==> flow/design.v <==
module i2c_master(dout,sda,scl,sda_drv,scl_drv,done,ack_err,busy,clk,rst,din,newd,addr,op);
input clk,rst,op,newd;
input [7:0] din;
input [6:0] addr;
output [7:0] dout;
input sda;
input scl;
output sda_drv;
output scl_drv;
output reg done, ack_err, busy;
parameter sys_freq = 40000000; 
parameter i2c_freq = 100000; 
parameter clk_count4 = sys_freq / i2c_freq;
parameter clk_count1 = clk_count4/4;
reg sda_t, scl_t, scl_en;
reg r_scl;
reg [1:0] pulse;
integer count1;
always @(posedge clk) begin
	if(rst) begin
		pulse <= 0;
		count1 <= 0;
	end
	else if(busy == 0) begin
		pulse <= 0;
		count1 <= 0;
	end
	else if(count1 == clk_count1-1) begin
		pulse <= 1;
		count1 <= count1+1;
	end
	else if(count1 == clk_count1*2-1) begin
		pulse <= 2;
		count1 <= count1+1;
	end
	else if(count1 == clk_count1*3-1) begin
		pulse <= 3;
		count1 <= count1+1;
	end
	else if(count1 == clk_count1*4-1) begin
		pulse <= 0;
		count1 <= 0;
	end
	else begin
		count1 <= count1 + 1;
	end
end
typedef enum logic [3:0]
		  {IDLE = 4'd0, 
		  START = 4'd1, 
		  WRITE_ADD = 4'd2, 
		  ACK_1 = 4'd3, 
		  WRITE_DATA = 4'd4, 
		  ACK_2 = 4'd5, 
		  STOP = 4'd6, 
		  MASTER_NACK = 4'd7,
		  READ_DATA = 4'd8} state_type;
state_type state;
reg [7:0] tx_data, rx_data;
reg [7:0] add;
reg sda_en, r_ack;
reg [3:0] bit_count;
always@(posedge clk) begin
	if(rst) begin
		state <= IDLE;
		bit_count <= 0;
		sda_t <= 0;
		scl_t <= 0;
		scl_en <= 1;
		tx_data <= 0;
		add <= 0;
		ack_err <= 0;
		busy <= 0;
		done <= 0;
		sda_en <= 0;
		r_ack <= 0;
		rx_data <= 0;
		r_scl <= 0;
	end
	else
		case(state) 
			IDLE: begin
				done <= 0;
				if(newd) begin
					state <= START;
					tx_data <= din;
					add <= {addr,op};
					busy <= 1;
					ack_err <= 0;
				end
				else begin
					state <= IDLE;
					tx_data <= 0;
					add <= 0;
					busy <= 0;
					ack_err <= 0;
				end
			end
			START: begin
				sda_en <= 1'b1;
				case(pulse)
					0: begin sda_t <= 1'b1; scl_t <= 1; end
					1: begin sda_t <= 1'b1; scl_t <= 1; end
					2: begin sda_t <= 1'b0; scl_t <= 1; end
					3: begin sda_t <= 1'b0; scl_t <= 1; end
				endcase
				if(count1 == clk_count1*4-1) begin
					sda_en <= 1;
					state <= WRITE_ADD;
					scl_t <= 0;
				end
				else begin
					state <= START;
				end
			end 
			WRITE_ADD: begin
				if(bit_count<=7) begin
					case(pulse) 
					0: begin scl_t <= 0; sda_t <= 1'b0; end
					1: begin scl_t <= 0; sda_t <= add[7-bit_count]; end
					2: begin scl_t <= 1;  end
					3: begin scl_t <= 1;  end
					endcase
					if(count1 == clk_count1*4-1) begin
						bit_count <= bit_count + 1;
						scl_t <= 0;
						state <= WRITE_ADD;
					end
					else begin
						state <= WRITE_ADD;
					end
				end
				else begin
					bit_count <= 0;
					state <= ACK_1;
					scl_t <= 0;
					sda_en <= 0;
				end
			end
			ACK_1: begin
				sda_en <= 0;
				case(pulse) 
					0: begin 
						scl_en <= 0;  
						if(count1 == 20)
							r_scl <= scl;
						else 	
							r_scl <= r_scl;
					end
					1: begin 
						scl_en <= 1;
						sda_t<= 1'b0; r_ack <= sda;
						scl_t <= (r_scl == 1'b1) ? 1'b0: 1'b0;
					end
					2: begin 
						scl_en <= 1;
						scl_t <= (r_scl == 1'b1) ? 1'b1: 1'b0;
					end
					3: begin 
						scl_en <= 1;
						scl_t <= (r_scl == 1'b1) ? 1'b1: 1'b0;
					end
				endcase
				if(count1 == clk_count1*4-1) begin
					if(r_scl == 1'b0) 
						state <= ACK_1;
					else if(r_ack == 0 && add[0] == 0) begin
						state <= WRITE_DATA;
						sda_en <= 1;
						scl_t <= 0;
						bit_count <= 0;
					end
					else if(r_ack == 0 && add[0] == 1) begin
						state <= READ_DATA;
						sda_en <= 0;
						scl_t <= 0;
						bit_count <= 0;
					end
					else begin
						state <= STOP;
						sda_en <= 1;
						ack_err <= 1;
					end
				end
				else begin
					state <= ACK_1;
				end
			end
			WRITE_DATA: begin
				sda_en <= 1'b1;
				if(bit_count <= 7) begin
					case(pulse) 
						0: begin scl_t <= 0; sda_t <= 1'b0; end
						1: begin scl_t <= 0; sda_t <= tx_data[7-bit_count]; end
						2: begin scl_t <= 1;  end
						3: begin scl_t <= 1;  end
					endcase
					if(count1 == clk_count1*4-1) begin
						bit_count <= bit_count + 1;
						state <= WRITE_DATA;
						scl_t <= 0;
					end
					else 
						state <= WRITE_DATA;
				end
				else begin
					state <= ACK_2;
					bit_count <= 0;
					sda_en <= 0;
				end
			end
			READ_DATA: begin
				sda_en <= 0;
				if(bit_count <= 7) begin
					case(pulse) 
						0: begin scl_t <= 0; sda_t <= 1'b0; end
						1: begin scl_t <= 0; sda_t <= 1'b0;end
						2: begin scl_t <= 1; rx_data <= (count1 == 200)?{rx_data[6:0],sda}: rx_data; end
						3: begin scl_t <= 1;  end
					endcase
					if(count1 == clk_count1*4-1) begin
						bit_count <= bit_count + 1;
						state <= READ_DATA;
						scl_t <= 0;
					end
					else 
						state <= READ_DATA;
				end
				else begin
					state <= MASTER_NACK;
					bit_count <= 0;
					sda_en <= 1;
				end
			end
			ACK_2: begin
				sda_en <= 0;
				case(pulse) 
					0: begin scl_t <= 0; sda_t <= 1'b0; end
					1: begin scl_t <= 0; sda_t <= 1'b0;end
					2: begin scl_t <= 1; sda_t<= 1'b0; r_ack <= 0; end
					3: begin scl_t <= 1;  end
				endcase
				if(count1 == clk_count1*4-1) begin
					scl_t <= 1;
					sda_t <= 0;
					if(r_ack == 0) begin
						state <= STOP;
						sda_en <= 1;
					end
					else begin
						state <= STOP;
						sda_en <= 1;
						ack_err <= 1;
					end
				end
				else begin
					state <= ACK_2;
				end
			end
			MASTER_NACK: begin
				sda_en <= 1;
				case(pulse) 
					0: begin scl_t <= 0; sda_t <= 1'b1; end
					1: begin scl_t <= 0; sda_t <= 1'b1; end
					2: begin scl_t <= 1; sda_t <= 1'b1; end
					3: begin scl_t <= 1; sda_t <= 1'b1; end
				endcase
				if(count1== clk_count1*4-1) begin
					scl_t <= 1;
					sda_t <= 0;
					state <= STOP;
				end
				else 
					state <= MASTER_NACK;
			end
			STOP: begin
				case(pulse) 
					0: begin scl_t <= 1; sda_t <= 1'b0; end
					1: begin scl_t <= 1; sda_t <= 1'b0; end
					2: begin scl_t <= 1; sda_t <= 1'b1; end
					3: begin scl_t <= 1; sda_t <= 1'b1; end
				endcase
				if(count1== clk_count1*4-1) begin
					state <= IDLE;
					done <= 1;
					busy <= 0;
					sda_en <= 1;
					scl_t <= 0;
				end
				else 
					state <= STOP;
			end
		endcase
end
assign sda_drv = (sda_en)?(sda_t==1'b0)?1'b0:1'b1:1'b1;
assign scl_drv = (scl_en==1'b1) ? scl_t : 1'b1;
assign dout = rx_data;
endmodule
module i2c_Slave(scl,sda,sda_drv,scl_drv,ack_err,clk,rst,stretch,done);
input scl,clk,rst,stretch;
input sda;
output sda_drv, scl_drv;
output reg done,ack_err;
reg sda_en,sda_t,scl_t,scl_en;
parameter sys_freq = 40000000;
parameter i2c_freq = 100000;  
parameter clk_count4 = sys_freq/i2c_freq;
parameter clk_count1 = clk_count4/4;
integer count1,i;
reg [1:0] pulse;
reg [7:0] mem[128];
reg busy;
reg [7:0] din,dout;
reg r_mem,w_mem;
reg [6:0] addr;
reg [7:0] r_addr;
always@(posedge clk) begin
	if(rst) begin
		for(i = 0;i<128;i=i+1) 
			mem[i] <= i;
		dout <= 8'b0;
	end
	else if(r_mem == 1'b1)
		dout <= mem[addr];
	else if(w_mem == 1'b1)
		mem[addr] <= din;
end
always@(posedge clk) begin
	if(rst) begin
		pulse <= 0;
		count1 <= 0;
	end
	else if(busy == 1'b0) begin
		pulse <= 2;
		count1 <= 202;
	end
	else if(count1 == clk_count1-1)begin
		pulse <= 1;
		count1 <= count1 + 1;
    end
	else if(count1 == clk_count1*2-1)begin
		pulse <= 2;
		count1 <= count1 + 1;
    end
	else if(count1 == clk_count1*3-1)begin
		pulse <= 3;
		count1 <= count1 + 1;
    end
	else if(count1 == clk_count1*4-1) begin
		pulse <= 0;
		count1 <= 0;
	end
	else begin
		count1 <= count1 + 1;
	end
end
typedef enum logic [3:0] {idle = 0, read_addr = 1, send_ack1 = 2, send_data = 3, master_ack = 4, read_data = 5, send_ack2 = 6, wait_p = 7, detect_stop = 8,wait_stretch = 9} state_type;
state_type state;
reg [3:0] bitcnt;
reg r_ack;
always@(posedge clk) begin
	if(rst) begin
		state <= idle;
		bitcnt <= 0;
		busy <= 0;
		din <= 8'd0;
		done <= 0;
		ack_err <= 0;
		sda_en <= 0;
		sda_t <= 0;
		r_mem <= 0;
		r_addr <= 0;
		addr <= 0;
		scl_t <= 0;
		scl_en <= 0;
		w_mem <= 0;
		r_ack <= 0;
	end
	else begin
		case(state) 
			idle: begin
				done <= 0;
				sda_en <= 1'b0;
				scl_en <= 0;
				if(sda == 1'b0 && scl == 1'b1) begin
					state <= wait_p;
					busy <= 1;
				end
				else 
					state <= idle;
			end
			wait_p: begin
				if(pulse == 2'b11 && count1 == 399) begin
					state <= read_addr;
				end
				else 
					state <= wait_p;
			end
			read_addr: begin
				sda_en <= 0;
				if(bitcnt <= 7) begin
					case(pulse)
						0: begin end
						1: begin end
						2: begin r_addr <= (count1==200)?{r_addr[6:0],sda}:r_addr; end
						3: begin end
					endcase
					if(count1 == clk_count1*4-1) begin
						bitcnt <= bitcnt + 1;
						state <= read_addr;
					end
					else 
						state <= read_addr;
			     end
					else begin
						if(stretch == 1'b1) begin
							state <= wait_stretch;
							bitcnt <= 0;
							scl_en <= 1;
							addr <= r_addr[7:1];
						end
						else begin
							state <= send_ack1;
							bitcnt <= 0;
							sda_en <= 1;
							scl_en <= 0;
							addr <= r_addr[7:1];
						end
					end
			end
			wait_stretch: begin
				case(pulse) 
					0: begin 
						scl_en <= 1;
						scl_t <= 0;
					end
					1: begin 
					   scl_en <= 1;
					   scl_t <= 0;
					 end
					2: begin scl_en <= 0;end
					3: begin end
				endcase
				if(count1 == clk_count1*4-1) begin
						if(stretch == 1'b1)
							state <= wait_stretch;
						else begin
							state <= send_ack1;
							scl_en <= 1'b0;
							sda_en <= 1'b1;
						end
					end
					else 
					   state <= wait_stretch;
			end
			send_ack1: begin
				sda_en <= 1;
				case(pulse)
					0: begin sda_t <= 0; scl_en <= 1; scl_t <= 1; end
					1: begin scl_en <= 0; end
					2: begin end
					3: begin end
				endcase
				if(count1 == clk_count1*4-1) begin
					if(r_addr[0] == 1'b0) begin
						state <= read_data;
						r_mem <= 1'b0;
					end
					else begin
						state <= send_data;
						r_mem <= 1'b1;
					end
				end
				else 
					state <= send_ack1;
			end
			send_data: begin
				sda_en <= 1;
				if(bitcnt <= 7) begin
					r_mem <= 0;
					case(pulse)
					0: begin end
					1: begin sda_t <= (count1==100)?dout[7-bitcnt] : sda_t; end
					2: begin end
					3: begin end
					endcase
					if(count1 == clk_count1*4-1) begin
						bitcnt<= bitcnt + 1;
						state <= send_data;
					end
					else begin
						state <= send_data;
					end
				end
				else begin
					state <= master_ack;
					bitcnt <= 0;
					sda_en <= 0;
				end
			end
			read_data: begin
				sda_en <= 0;
				if(bitcnt<= 7) begin
					case(pulse)
					0: begin end
					1: begin end
					2: begin din <=(count1==200)?{din[6:0],sda}:din; end
					3: begin end
					endcase
					if(count1 == clk_count1*4-1) begin
						state<= read_data;
						bitcnt <= bitcnt + 1;
					end
					else	
						state <= read_data;
				end
				else begin
					state <= send_ack2;
					bitcnt <= 0;
					sda_en <= 1;
					w_mem <= 1;
				end
			end
			send_ack2: begin
			sda_en <= 1;
				case(pulse)
					0: begin sda_t <= 0; end
					1: begin w_mem <= 0; end
					2: begin end
					3: begin end
				endcase
				if(count1 == clk_count1*4-1) begin
					state <= detect_stop;
					sda_en <= 0;
				end
				else 
					state <= send_ack2;
			end
			master_ack: begin
				case(pulse)
					0: begin end
					1: begin end
					2: begin r_ack <=(count1==200)?sda:r_ack; end
					3: begin end
				endcase
				if(count1 == clk_count1*4-1) begin
					if(r_ack == 1'b1) begin
						state <= detect_stop;
						sda_en <= 0;
						ack_err <= 1;
					end
					else begin
						state <= detect_stop;
						sda_en <= 0;
						ack_err <= 0;
					end
				end
				else 
					state <= master_ack;
			end
			detect_stop: begin
				sda_en <= 0;
				if(count1 == 399 && pulse == 2'b11) begin
					state <= idle;
					done <= 1;
					busy <= 0;
				end
				else 
					state <= detect_stop;
			end
			default: state <= idle;
		endcase
	end
end
assign sda_drv = (sda_en==1'b1)?sda_t:1'b1;
assign scl_drv = (scl_en == 1'b1) ? scl_t: 1'b1;
endmodule
`timescale 1ns / 1ps
module i2c_top(
input clk, rst, newd, op, stretch,
input [6:0] addr,
input [7:0] din,
output [7:0] dout,
output busy,ack_err,
output done,
output sda, scl
);
wire ack_errm, ack_errs;
wire sda_m, scl_m, sda_s, scl_s;
i2c_master master (dout,sda,scl,sda_m,scl_m,done,ack_errm,busy,clk,rst,din,newd,addr,op);
i2c_Slave slave (.clk(clk),.rst(rst),.stretch(stretch),.sda(sda),.scl(scl),.sda_drv(sda_s),.scl_drv(scl_s),.ack_err(ack_errs),.done() );
assign sda = sda_m & sda_s;
assign scl = scl_m & scl_s;
assign ack_err = ack_errs | ack_errm;
endmodule
* Reports on i2c_top
The steps from the RTL of i2c_top to its reports follow in flow order.
Lines are those of the file above, counted from 1.
A cell with -- has no value.
- Top module :: i2c_top
- Clock input :: clk
- Library :: sky130hd
- Corner :: tt_025C_1v80

* Word-level counts
Source: Yosys, flattened and elaborated, memories not mapped. Widths are those after wreduce. Registers that Yosys merges into a memory's read port (data or address) are not register bits. Print and check cells do not count.
Memory sizes are those after Yosys's memory passes, which may raise the word count (mostly to a power of two), join words into wider ones and drop unused or constant bits.
- Bitwise operators :: 9
- Reduce/logical cells :: 65
- Equal/unequal tests :: 73
- $lt $le $gt $ge :: 2
- Add/sub/neg operators :: 6
- Divide/modulo/power cells :: 0
- Shift-type cells :: 3
- Multiplexer cells :: 156
- Multiply operators :: 0
** Operators with widths (number)
- two-way mux 32 bit :: 8
- equality test 32 x 10 -> 1 bit (second input constant) :: 4
- equality test 32 x 9 -> 1 bit (second input constant) :: 4
- equality test 32 x 8 -> 1 bit (second input constant) :: 3
- variable part select 8 x 32 -> 1 bit :: 3
- two-way mux 4 bit :: 21
- two-way mux 1 bit :: 77
- adder 32 x 2 -> 32 bit (second input constant) :: 2
- two-way mux 8 bit :: 6
- parallel mux 4 bit (select 10 bit) :: 1
- != test 2 x 1 -> 1 bit (second input constant) :: 18
- parallel mux 4 bit (select 9 bit) :: 1
- equality test 32 x 6 -> 1 bit (second input constant) :: 1
- equality test 4 x 3 -> 1 bit (second input constant) :: 8
- parallel mux 1 bit (select 2 bit) :: 16
- AND reduction 3 bit :: 9
- != test 2 bit (second input constant) :: 12
- OR reduction 2 bit :: 11
- two-way mux 2 bit :: 11
- two-way mux 7 bit :: 3
- equality test 4 x 2 -> 1 bit (second input constant) :: 4
- AND reduction 4 bit :: 4
- nonzero test 4 bit :: 4
- nonzero test 8 bit :: 2
- parallel mux 1 bit (select 8 bit) :: 2
- OR reduction 3 bit :: 5
- two-way mux 3 bit :: 5
- nonzero test 2 bit :: 6
Other operator kinds: 30; their cells: 63.
- Cells after elaboration :: 350
- Bits in read-only memories :: 0
- Bits in latches :: 0
- Memories kept :: 1
- RAM bits :: 1024
- Flip-flop bits (word level) :: 149
- Input bits :: 20
- Output and inout bits :: 13
** Memory list
- slave.mem :: depth 128, width 8, RTL line 311 : reg [7:0] mem[128];

* Depth
Yosys ltp: most cells in a row. Word level: on the elaborated netlist, between registers, memories and ports. Mapped: between sequential cells and ports; inverters and the memories' decode and read muxes count.
- Depth after elaboration :: 8
- ABC_AREA :: 0
- Mapped depth :: 12
- Depth with buffers taken out :: 7

* Mapped cells and area
The flow's flattened synthesis, as Yosys stat reports it; memories are mapped. The netlist is that of the ABC_AREA named above (0 if unset); the other value can give another one.
The area totals of this step are shown rounded.
- Buffer cells :: 507
- Sequential part of the area :: 34200 sq um
- Cells in the netlist :: 4555
- Chip area (Yosys) :: 55900 sq um
- Mapped flip-flops :: 1196
** Cells by type
- sky130_fd_sc_hd__edfxtp_1 :: number 1024, area in all 3.07E+04 sq um
- sky130_fd_sc_hd__dfxtp_1 :: number 172, area in all 3.44E+03 sq um
- sky130_fd_sc_hd__or3_1 :: number 437, area in all 2.73E+03 sq um
- sky130_fd_sc_hd__mux4_2 :: number 97, area in all 2.18E+03 sq um
- sky130_fd_sc_hd__mux2i_1 :: number 172, area in all 1.72E+03 sq um
- sky130_fd_sc_hd__and3_1 :: number 244, area in all 1.53E+03 sq um
- sky130_fd_sc_hd__clkbuf_1 :: number 402, area in all 1.51E+03 sq um
- sky130_fd_sc_hd__and2_1 :: number 216, area in all 1.35E+03 sq um
- sky130_fd_sc_hd__o21ai_0 :: number 195, area in all 975.936 sq um
- sky130_fd_sc_hd__nor2_1 :: number 242, area in all 908.371 sq um
- sky130_fd_sc_hd__nor3_1 :: number 178, area in all 890.854 sq um
- sky130_fd_sc_hd__mux2_2 :: number 67, area in all 754.474 sq um
- sky130_fd_sc_hd__nand2_1 :: number 171, area in all 641.866 sq um
- sky130_fd_sc_hd__a221oi_1 :: number 67, area in all 586.813 sq um
- sky130_fd_sc_hd__a21oi_1 :: number 106, area in all 530.509 sq um
- sky130_fd_sc_hd__nand3_1 :: number 86, area in all 430.413 sq um
- sky130_fd_sc_hd__a22oi_1 :: number 57, area in all 427.91 sq um
- sky130_fd_sc_hd__buf_2 :: number 72, area in all 360.346 sq um
Not listed: further types 69, cells in them 550.
The figures by module come from a second, unflattened synthesis with its own total; it is not the netlist above.
- Cell total of the unflattened synthesis :: 4541
- Area total of the unflattened synthesis :: 55900 sq um
Each row is one instance without its submodules.
** Modules
- i2c_Slave :: seq. area 32600 sq um, times used 1, cells 4077, area 51900 sq um
- i2c_master :: seq. area 1640 sq um, times used 1, cells 461, area 3970 sq um
- i2c_top :: seq. area 0.0 sq um, times used 1, cells 3, area 18.8 sq um

* Worst setup path after synthesis
OpenSTA on the mapped netlist: ideal clock, no wires. The path of least setup slack (recovery checks aside). Input and output delay are each 20% of the period. Register names are those of the netlist, which keeps one name where synthesis merged equal registers.
- Path kind :: input -> register
- From :: input rst
- To :: memory slave.mem[15][0]
- Clock period :: 10.0 ns
- Launch time at the first pin :: 2.000 ns
- Required time :: 9.616 ns
- Library setup time :: 0.384 ns
- Buffers on the path :: 3
- Setup slack :: 5.836 ns
- Path delay :: 2.164 ns
- Stages on the path :: 7
- Input delay :: 2.000 ns
- Arrival :: 3.780 ns
- Synthesis period reached :: 4.164 ns
"path delay" = arrival - input delay + setup time.
"stages on the path": output pins that drive a net of the path, with the launching flip-flop's if there is one; two outputs of one cell count as two.
"synthesis period reached" = period - worst setup slack (recovery checks aside). The figure is calculated, with input and output delays left at 20% of the set period.
The rows between start and end are the longest chain of elaborated cells between them; the timing report does not say that the signal goes this way. Where chains are equally long, one stands for them.
A line is the first line of the expression or statement that the cell stems from. Yosys adds cells for indexed reads and writes and turns some case tables into memories.
Only ways into the end's enable, where the timed path ends, are counted here.
- Cells stage by stage :: sky130_fd_sc_hd__clkinv_1 sky130_fd_sc_hd__and3_1 sky130_fd_sc_hd__clkbuf_1 sky130_fd_sc_hd__nand2_1 sky130_fd_sc_hd__clkbuf_1 sky130_fd_sc_hd__clkbuf_1 sky130_fd_sc_hd__o21ai_0
- Cells in the longest elaborated chain :: 1
- Elaborated cells on any way between the ends :: 3
- RTL lines with such cells :: 1
- Those cells by class :: 3 x mux
** Ends and longest elaborated chain, after synthesis
- from (decl) :: RTL line 580 : input clk, rst, newd, op, stretch,
- two-way mux 7 bit :: RTL line 318 : if(rst) begin
- to (decl) :: RTL line 311 : reg [7:0] mem[128];

* Worst path after layout
From the final timing report of flow run 1: the path of least setup slack in the routed layout; clock arrival at registers is part of the times.
- Path kind :: register -> register
- From :: register slave.addr[2]
- To :: register slave.dout[7]
- Stages on the path :: 9
- Clock period :: 5.16 ns
- Setup slack :: 1.41 ns
- Launch time at the first pin :: 0.76 ns
- Buffers on the path :: 2
- Required time :: 5.79 ns
- Library setup time :: 0.17 ns
- Arrival :: 4.38 ns
A register here has more assigning lines than the two given.
- Cells stage by stage :: sky130_fd_sc_hd__dfxtp_4 sky130_fd_sc_hd__buf_4 sky130_fd_sc_hd__inv_2 sky130_fd_sc_hd__buf_4 sky130_fd_sc_hd__a221oi_1 sky130_fd_sc_hd__nor2_1 sky130_fd_sc_hd__o21ai_0 sky130_fd_sc_hd__nor4bb_1 sky130_fd_sc_hd__a41oi_1
** Ends and longest elaborated chain, post-layout
- from (decl) :: RTL line 315 : reg [6:0] addr;
- from (assign) :: RTL line 420 : addr <= r_addr[7:1];
- from (assign) :: RTL line 427 : addr <= r_addr[7:1];
- to (decl) :: RTL line 313 : reg [7:0] din,dout;
Chain of elaborated cells between the ends: none given.

==> runs of i2c_top <==
Settings and measured results of 4 stored flow runs for module i2c_top (sky130hd), not sorted in any way. The constraints put input and output delay at 20% of the set period each and load the outputs with 0.01 pF.
"achieved clock period": clock period set for the run, less the worst setup slack. It is reckoned from that one timing run; input and output delays stay at 20% of the period that was set.
Values from the reports are rounded here.

* Flow run 1
** Files
==> flow/run.sh <==
#!/bin/bash
# the make line also repeats the synthesis and layout settings of config.mk as NAME=value (left out here)
make -C /OpenROAD-flow-scripts/flow DESIGN_CONFIG=/design/flow/config.mk WORK_HOME=/design/flow/orfs CLKGATE_MAP_FILE= finish
==> flow/config.mk <==
export PLATFORM = sky130hd
export DESIGN_NAME = i2c_top
export DESIGN_NICKNAME = i2c_top
export VERILOG_FILES = /design/flow/design.v
export SDC_FILE = /design/flow/constraint.sdc
export NUM_CORES = 4
export LEC_CHECK = 0
export CAP_MARGIN = 20
export CORE_MARGIN = 2
export CORE_UTILIZATION = 40
export SETUP_SLACK_MARGIN = 0.0
export SLEW_MARGIN = 20
==> flow/constraint.sdc <==
create_clock -name core_clock -period 5.16 [get_ports {clk}]
set_input_delay 1.0320 -clock core_clock [delete_from_list [all_inputs] [get_ports {clk}]]
set_output_delay 1.0320 -clock core_clock [all_outputs]
set_load 0.01 [all_outputs]
** Results
- Final utilization :: 0.454
- Synthesized cell area :: 55900 sq um
- Worst setup slack after layout :: 1.41 ns
- Die outline area :: 143000 sq um
- Achieved clock period :: 3.750 ns
- Standard-cell area after routing :: 63100 sq um

* Flow run 2
** Files
==> flow/run.sh <==
#!/bin/bash
# the make line also repeats the synthesis and layout settings of config.mk as NAME=value (left out here)
make -C /OpenROAD-flow-scripts/flow DESIGN_CONFIG=/design/flow/config.mk WORK_HOME=/design/flow/orfs CLKGATE_MAP_FILE= finish
==> flow/config.mk <==
export PLATFORM = sky130hd
export DESIGN_NAME = i2c_top
export DESIGN_NICKNAME = i2c_top
export VERILOG_FILES = /design/flow/design.v
export SDC_FILE = /design/flow/constraint.sdc
export NUM_CORES = 4
export LEC_CHECK = 0
export ABC_AREA = 1
export CAP_MARGIN = 20
export CORE_ASPECT_RATIO = 0.71
export CORE_MARGIN = 7
export CORE_UTILIZATION = 70
export GPL_ROUTABILITY_DRIVEN = 0
export GPL_TIMING_DRIVEN = 0
export MAX_ROUTING_LAYER = met5
export MIN_ROUTING_LAYER = met2
export PLACE_DENSITY_LB_ADDON = 0.06
export SLEW_MARGIN = 20
==> flow/constraint.sdc <==
create_clock -name core_clock -period 10.0 [get_ports {clk}]
set_input_delay 2.0000 -clock core_clock [delete_from_list [all_inputs] [get_ports {clk}]]
set_output_delay 2.0000 -clock core_clock [all_outputs]
set_load 0.01 [all_outputs]
** Results
Did not finish, routing stopped with GRT-0116.

* Flow run 3
** Files
==> flow/run.sh <==
#!/bin/bash
# the make line also repeats the synthesis and layout settings of config.mk as NAME=value (left out here)
make -C /OpenROAD-flow-scripts/flow DESIGN_CONFIG=/design/flow/config.mk WORK_HOME=/design/flow/orfs CLKGATE_MAP_FILE= finish
==> flow/config.mk <==
export PLATFORM = sky130hd
export DESIGN_NAME = i2c_top
export DESIGN_NICKNAME = i2c_top
export VERILOG_FILES = /design/flow/design.v
export SDC_FILE = /design/flow/constraint.sdc
export NUM_CORES = 4
export LEC_CHECK = 0
export CAP_MARGIN = 20
export CORE_MARGIN = 2
export CORE_UTILIZATION = 40
export SLEW_MARGIN = 20
==> flow/constraint.sdc <==
create_clock -name core_clock -period 10.0 [get_ports {clk}]
set_input_delay 2.0000 -clock core_clock [delete_from_list [all_inputs] [get_ports {clk}]]
set_output_delay 2.0000 -clock core_clock [all_outputs]
set_load 0.01 [all_outputs]
** Results
- Die outline area :: 143000 sq um
- Standard-cell area after routing :: 61600 sq um
- Achieved clock period :: 5.034 ns
- Worst setup slack after layout :: 4.97 ns
- Synthesized cell area :: 55900 sq um
- Final utilization :: 0.443

* Flow run 4
** Files
==> flow/run.sh <==
#!/bin/bash
# the make line also repeats the synthesis and layout settings of config.mk as NAME=value (left out here)
make -C /OpenROAD-flow-scripts/flow DESIGN_CONFIG=/design/flow/config.mk WORK_HOME=/design/flow/orfs CLKGATE_MAP_FILE= finish
==> flow/config.mk <==
export PLATFORM = sky130hd
export DESIGN_NAME = i2c_top
export DESIGN_NICKNAME = i2c_top
export VERILOG_FILES = /design/flow/design.v
export SDC_FILE = /design/flow/constraint.sdc
export NUM_CORES = 4
export LEC_CHECK = 0
export CAP_MARGIN = 20
export CORE_MARGIN = 2
export CORE_UTILIZATION = 40
export SLEW_MARGIN = 20
==> flow/constraint.sdc <==
create_clock -name core_clock -period 5.16 [get_ports {clk}]
set_input_delay 1.0320 -clock core_clock [delete_from_list [all_inputs] [get_ports {clk}]]
set_output_delay 1.0320 -clock core_clock [all_outputs]
set_load 0.01 [all_outputs]
** Results
- Die outline area :: 143000 sq um
- Standard-cell area after routing :: 63100 sq um
- Achieved clock period :: 3.750 ns
- Synthesized cell area :: 55900 sq um
- Worst setup slack after layout :: 1.41 ns
- Final utilization :: 0.454
